==> flow/design.v <==
module fullreg #(  parameter N = 16 )(
    input [N-1:0] d,
    output reg [N-1:0] q,
    input clk,
    input en,
    input clr,  
    input rst   
    );
always @(posedge clk,posedge rst) begin
    if(rst)
        q<=0;
    else    
    if(en==1)begin
        if(clr)
            q<=0;
        else
            q<=d;
    end
end
endmodule
module exp_adder_bias (
    input  wire [7:0] exp1,    
    input  wire [7:0] exp2,    
    output wire [7:0] exp_out  
);
    wire [8:0] sum;            
    wire [8:0] sum_minus_bias;
    assign sum = exp1 + exp2;
    assign sum_minus_bias = sum - 9'd127;
    assign exp_out = sum_minus_bias[7:0];
endmodule
module exp_normalizer (
    input  wire        msb_mult,    
    input  wire [7:0]  exp_in,      
    output wire [7:0]  exp_out      
);
    assign exp_out = msb_mult ? (exp_in + 8'd1) : exp_in;
endmodule
module mantissa_normalizer (
    input  wire [47:0] mult_out,    
    output wire [23:0] mant_out     
);
    assign mant_out = mult_out[47] ? 
                      mult_out[47:24] : 
                      mult_out[46:23];
endmodule
module mult24 (
    input  wire [23:0] a,    
    input  wire [23:0] b,    
    output wire [47:0] p     
);
    assign p = $unsigned(a) * $unsigned(b);
endmodule
module fp32mult (
    input  wire [31:0] x1,
    input  wire [31:0] x2,
    input  wire        en,
    input  wire        rst,
    input  wire        clk,
    output wire [31:0] y,
    output wire        ready
);
    wire [31:0] x1_reg;
    wire [31:0] x2_reg;
    fullreg #(32) reg_x1 (.clk(clk), .rst(rst), .clr(1'b0), .en(en), .d(x1), .q(x1_reg));
    fullreg #(32) reg_x2 (.clk(clk), .rst(rst), .clr(1'b0), .en(en), .d(x2), .q(x2_reg));
    wire sign1 = x1_reg[31];
    wire sign2 = x2_reg[31];
    wire [7:0] exp1 = x1_reg[30:23];
    wire [7:0] exp2 = x2_reg[30:23];
    wire [23:0] mant1 = {1'b1, x1_reg[22:0]};  
    wire [23:0] mant2 = {1'b1, x2_reg[22:0]};
    wire sign_result = sign1 ^ sign2;
    wire [7:0] exp_sum;
      wire en_d1;
    wire en_d2;
    exp_adder_bias exp_add_inst (
        .exp1(exp1),
        .exp2(exp2),
        .exp_out(exp_sum)
    );
    wire [47:0] mant_product;
    mult24 mult_inst (
        .a(mant1),
        .b(mant2),
        .p(mant_product)
    );
    wire [7:0] exp_norm;
    exp_normalizer exp_norm_inst (
        .msb_mult(mant_product[47]),
        .exp_in(exp_sum),
        .exp_out(exp_norm)
    );
    wire [23:0] mant_norm;
    mantissa_normalizer mant_norm_inst (
        .mult_out(mant_product),
        .mant_out(mant_norm)
    );
    wire [31:0] result_comb;
    assign result_comb = {sign_result, exp_norm, mant_norm[22:0]};
    fullreg #(32) reg_out (
        .clk(clk),
        .rst(rst),
        .clr(1'b0),
        .en(en_d1),
        .d(result_comb),
        .q(y)
    );
    fullreg #(1) reg_en_stage1 (
        .clk(clk),
        .rst(rst),
        .clr(1'b0),
        .en(1'b1),
        .d(en),
        .q(en_d1)
    );
    fullreg #(1) reg_en_stage2 (
        .clk(clk),
        .rst(rst),
        .clr(1'b0),
        .en(1'b1),
        .d(en_d1),
        .q(en_d2)
    );
    assign ready = en_d2;
endmodule
* From RTL to reports: fp32mult
The steps from the RTL of fp32mult to its reports follow in flow order.
Lines are those of the file above, counted from 1.
Operators: Yosys type, input widths -> output width; for muxes data width and select width s.
Library cell names are shortened.
A cell with -- has no value.
- Design top :: fp32mult
- Clock input :: clk
- Standard-cell library :: sky130hd
- Corner :: tt_025C_1v80

* Word-level counts
Source: Yosys, flattened and elaborated, memories not mapped. Widths are those after wreduce; folded enables and synchronous resets count as part of the registers. Registers that Yosys merges into a memory's read port (data or address) are not register bits. Print and check cells do not count. Equal cells are merged and count once.
- Bits of input ports :: 67
- Bits in registers :: 98
- Output and inout bits :: 33
- Elaborated cells :: 12
- Bitwise logic cells :: 1
- Multiply operators :: 1
- Muxes and demuxes :: 2
- Add/subtract/negate cells :: 3
** Operators by type and width (number)
- $mul 24x24->48 :: 1
- $mux 23 :: 1
- $add 8x1->8 const B :: 1
- $sub 8x7->8 const B :: 1
- $add 8x8->8 :: 1
- $mux 8 :: 1
- $xor 1x1->1 :: 1

* Logic depth
Depth = most cells in a row (Yosys ltp): at word level without a register or memory, in the mapped netlist without a sequential cell, where the memories' decode and read muxes count.
- Depth after elaboration :: 4
- ABC_AREA :: 0
- Depth in mapped cells :: 28
- Mapped depth without buffers :: 25

* Mapped cells and area
The flow's flattened synthesis, as Yosys stat reports it; memories are mapped. The netlist is that of the ABC_AREA named above (0 if unset); the other value can give another one.
** Cells by type
- fa_1 :: number 482, area in all 9.65E+03 sq um
- dfrtp_1 :: number 98, area in all 2.45E+03 sq um
- ha_1 :: number 183, area in all 2.29E+03 sq um
- inv_1 :: number 604, area in all 2.27E+03 sq um
- and2_1 :: number 241, area in all 1.51E+03 sq um
- nand2_1 :: number 312, area in all 1.17E+03 sq um
- mux2_2 :: number 47, area in all 529.258 sq um
- clkbuf_1 :: number 110, area in all 412.896 sq um
- a21oi_1 :: number 61, area in all 305.293 sq um
- nor2_1 :: number 67, area in all 251.491 sq um
- o21ai_0 :: number 44, area in all 220.211 sq um
- xnor2_1 :: number 21, area in all 183.926 sq um
- xor2_1 :: number 14, area in all 122.618 sq um
- a21o_1 :: number 16, area in all 120.115 sq um
- mux2i_1 :: number 11, area in all 110.106 sq um
- a31oi_1 :: number 11, area in all 68.816 sq um
- nor3_1 :: number 12, area in all 60.058 sq um
- o21bai_1 :: number 7, area in all 52.55 sq um
Not listed: further types 54, cells in them 113.
- Flip-flop cells :: 98
- Buffer cells :: 117
- Cells in the netlist :: 2454
- Sequential part of the area :: 2452.4 sq um
- Synthesis area :: 22650.5 sq um
By module: a second synthesis without flattening, with its own total; a netlist apart from the flattened one above.
- Cell total of the unflattened synthesis :: 2505
- Area (unflattened synthesis) :: 23672.7 sq um
Rows give one instance, submodules left out.
** By module
- mult24 :: cells 2181, sequential area 0.0 sq um, area 19038.3 sq um, instances 1
- fullreg #(N=32) :: cells 74, sequential area 800.8 sq um, area 1212.4 sq um, instances 3
- mantissa_normalizer :: cells 27, sequential area 0.0 sq um, area 387.9 sq um, instances 1
- exp_adder_bias :: cells 44, sequential area 0.0 sq um, area 366.6 sq um, instances 1
- exp_normalizer :: cells 18, sequential area 0.0 sq um, area 141.4 sq um, instances 1
- fullreg #(N=1) :: cells 5, sequential area 25.0 sq um, area 42.5 sq um, instances 2
- fp32mult :: cells 3, sequential area 0.0 sq um, area 16.3 sq um, instances 1

* Timing after synthesis
OpenSTA on the mapped netlist: ideal clock, no wires. The path of least setup slack (recovery checks aside). Input and output delay are each 20% of the period. Register names are those of the netlist, which keeps one name where synthesis merged equal registers.
- Kind :: reg2reg
- Start point :: register reg_x2.q[12]
- End point :: register reg_out.q[20]
- Clock period :: 10000 ps
- Setup time :: 87 ps
- Time at the first pin :: 0 ps
- Data required time :: 9913 ps
- Arrival time :: 6814 ps
- Path buffers :: 2
- Slack :: 3099 ps
- Path delay :: 6901 ps
- Stages :: 26
- Synthesis period reached :: 6901 ps
"path delay" is the arrival time less input delay plus setup time.
"stages": output pins that drive a net of the path, with the launching flip-flop's if there is one; two outputs of one cell count as two.
"synthesis period reached" is the clock period less the worst setup slack; recovery checks do not enter. This is arithmetic on one report: input and output delays are still those of the set period (20% each).
The rows between start and end are the longest chain of elaborated cells between them; the timing report does not say that the signal goes this way. Where chains are equally long, one stands for them.
Each line given opens the expression or statement behind the cell; cells for indexed reads and writes are added by Yosys, which also makes memories of some case tables.
A register here has more assigning lines than the two given.
- Cell sequence :: dfrtp_1 > clkbuf_1 > clkbuf_1 > nand2_1 > fa_1 > inv_1 > fa_1 > inv_1 > fa_1 > inv_1 > fa_1 > fa_1 > fa_1 > inv_1 > fa_1 > inv_1 > ha_1 > a21o_1 > a21o_1 > a21oi_1 > o21ai_1 > a211o_1 > a2111o_1 > a2111oi_4 > o311ai_1 > o211ai_1
- Cells in the longest elaborated chain :: 2
- Elaborated cells between the ends (all ways) :: 2
- RTL lines with such cells :: 2
- Those cells by class :: mul: 1; mux: 1
** RTL lines, path post-synthesis
- start: declaration :: line 3 : output reg [N-1:0] q,
- start: assignment :: line 11 : q<=0;
- start: assignment :: line 17 : q<=d;
- $mul 24x24->48 :: line 52 : assign p = $unsigned(a) * $unsigned(b);
- $mux 23 :: line 43 : assign mant_out = mult_out[47] ?
- end: assignment :: line 15 : q<=0;
- end: assignment :: line 17
- end: declaration :: line 3

* Worst path after layout
From the final timing report of flow run A: the path of least setup slack in the routed layout; clock arrival at registers is part of the times.
The report prints the path's times to 10 ps; the period is as set.
- Kind :: reg2reg
- Start point :: register reg_x1.q[14]
- End point :: register reg_out.q[21]
- Path buffers :: 0
- Clock period :: 8690 ps
- Arrival time :: 7850 ps
- Time at the first pin :: 360 ps
- Data required time :: 9000 ps
- Stages :: 23
- Slack :: 1150 ps
- Setup time :: 70 ps
The rows between start and end are the longest chain of elaborated cells between them; the timing report does not say that the signal goes this way. Where chains are equally long, one stands for them.
A register here has more assigning lines than the two given.
- Cell sequence :: dfrtp_2 > and2_1 > fa_1 > fa_1 > inv_1 > fa_1 > inv_1 > fa_1 > fa_1 > fa_1 > inv_1 > fa_1 > inv_1 > ha_1 > a21oi_1 > o211ai_1 > a211oi_2 > o22ai_4 > a211o_1 > a2111o_1 > a2111oi_4 > o311ai_1 > o211ai_2
- Cells in the longest elaborated chain :: 2
- Elaborated cells between the ends (all ways) :: 2
- RTL lines with such cells :: 2
- Those cells by class :: mul: 1; mux: 1
** RTL lines, path post-layout
- start: declaration :: line 3 : output reg [N-1:0] q,
- start: assignment :: line 11 : q<=0;
- start: assignment :: line 17 : q<=d;
- $mul 24x24->48 :: line 52 : assign p = $unsigned(a) * $unsigned(b);
- $mux 23 :: line 43 : assign mant_out = mult_out[47] ?
- end: assignment :: line 15 : q<=0;
- end: assignment :: line 17
- end: declaration :: line 3

Add stored flow runs of fp32mult

Measured results for fp32mult: 4 stored runs of the Yosys and OpenROAD flow on sky130hd. The settings differ; the order carries no meaning. The constraints put input and output delay at 20% of the set period each and load the outputs with 0.01 pF.
"achieved period" means the clock period less the worst setup slack. The figure is calculated, with input and output delays left at 20% of the set period.
"worst path time": the worst setup path's part of the clock period (all of it between registers, 20% less for each end at a port) less its slack. A launch clock that arrives late makes it longer, a capture clock that arrives late makes it shorter.
"worst path time" is given in steps of 10 ps.

** Flow run A
- Settings :: CORE_UTILIZATION=40; SETUP_SLACK_MARGIN=0.9; period_ns=8.69; CAP_MARGIN=20; CORE_MARGIN=2; SLEW_MARGIN=20
- Final design utilization :: 0.446
- Die area :: 58544.6 sq um
- Achieved period :: 7544 ps
- Worst path time :: 7540 ps
- Class of the worst setup path :: reg2reg
- Worst setup slack after layout :: 1146 ps
- Post-route worst hold slack :: 505 ps
- Standard-cell area after layout :: 25029.0 sq um
- Cell area after synthesis :: 22650.5 sq um
- Setup TNS :: 0 ps

** Flow run B
- Settings :: CAP_MARGIN=30; CORE_UTILIZATION=20; CTS_CLUSTER_DIAMETER=355; GPL_TIMING_DRIVEN=1; MIN_ROUTING_LAYER=met1; PLACE_DENSITY_LB_ADDON=0.0; TNS_END_PERCENT=70; period_ns=15.0; CORE_MARGIN=2; SLEW_MARGIN=20
- Cell area after synthesis :: 22650.5 sq um
- Achieved period :: 8365 ps
- Worst setup slack after layout :: 6635 ps
- Setup TNS :: 0 ps
- Post-route worst hold slack :: 507 ps
- Final design utilization :: 0.229
- Die area :: 115961.0 sq um
- Worst path time :: 8360 ps
- Class of the worst setup path :: reg2reg
- Standard-cell area after layout :: 25732.2 sq um

** Flow run C
- Settings :: CAP_MARGIN=25; CELL_PAD_IN_SITES_DETAIL_PLACEMENT=0; CORE_MARGIN=5; CORE_UTILIZATION=41; CTS_CLUSTER_DIAMETER=391; GPL_ROUTABILITY_DRIVEN=1; MAX_ROUTING_LAYER=met4; MIN_ROUTING_LAYER=met1; PLACE_DENSITY_LB_ADDON=0.02; TNS_END_PERCENT=95; period_ns=11.0; SLEW_MARGIN=20
- Setup TNS :: 0 ps
- Worst path time :: 7980 ps
- Class of the worst setup path :: reg2reg
- Final design utilization :: 0.45
- Post-route worst hold slack :: 515 ps
- Achieved period :: 7979 ps
- Cell area after synthesis :: 22650.5 sq um
- Standard-cell area after layout :: 24703.7 sq um
- Worst setup slack after layout :: 3021 ps
- Die area :: 60044.6 sq um

** Flow run D
- Settings :: ABC_AREA=1; CELL_PAD_IN_SITES_DETAIL_PLACEMENT=1; CORE_MARGIN=5; CORE_UTILIZATION=40; CTS_CLUSTER_DIAMETER=116; CTS_CLUSTER_SIZE=66; GPL_ROUTABILITY_DRIVEN=1; HOLD_SLACK_MARGIN=-0.03; MAX_ROUTING_LAYER=met4; MIN_ROUTING_LAYER=met2; PLACE_DENSITY_LB_ADDON=0.17; SLEW_MARGIN=15; TNS_END_PERCENT=45; period_ns=6.41; CAP_MARGIN=20
- Final design utilization :: 0.495
- Worst path time :: 6480 ps
- Class of the worst setup path :: reg2reg
- Post-route worst hold slack :: 500 ps
- Achieved period :: 6483 ps
- Worst setup slack after layout :: -73 ps
- Standard-cell area after layout :: 29898.7 sq um
- Setup TNS :: -1047 ps
- Cell area after synthesis :: 24378.4 sq um
- Die area :: 65982.2 sq um
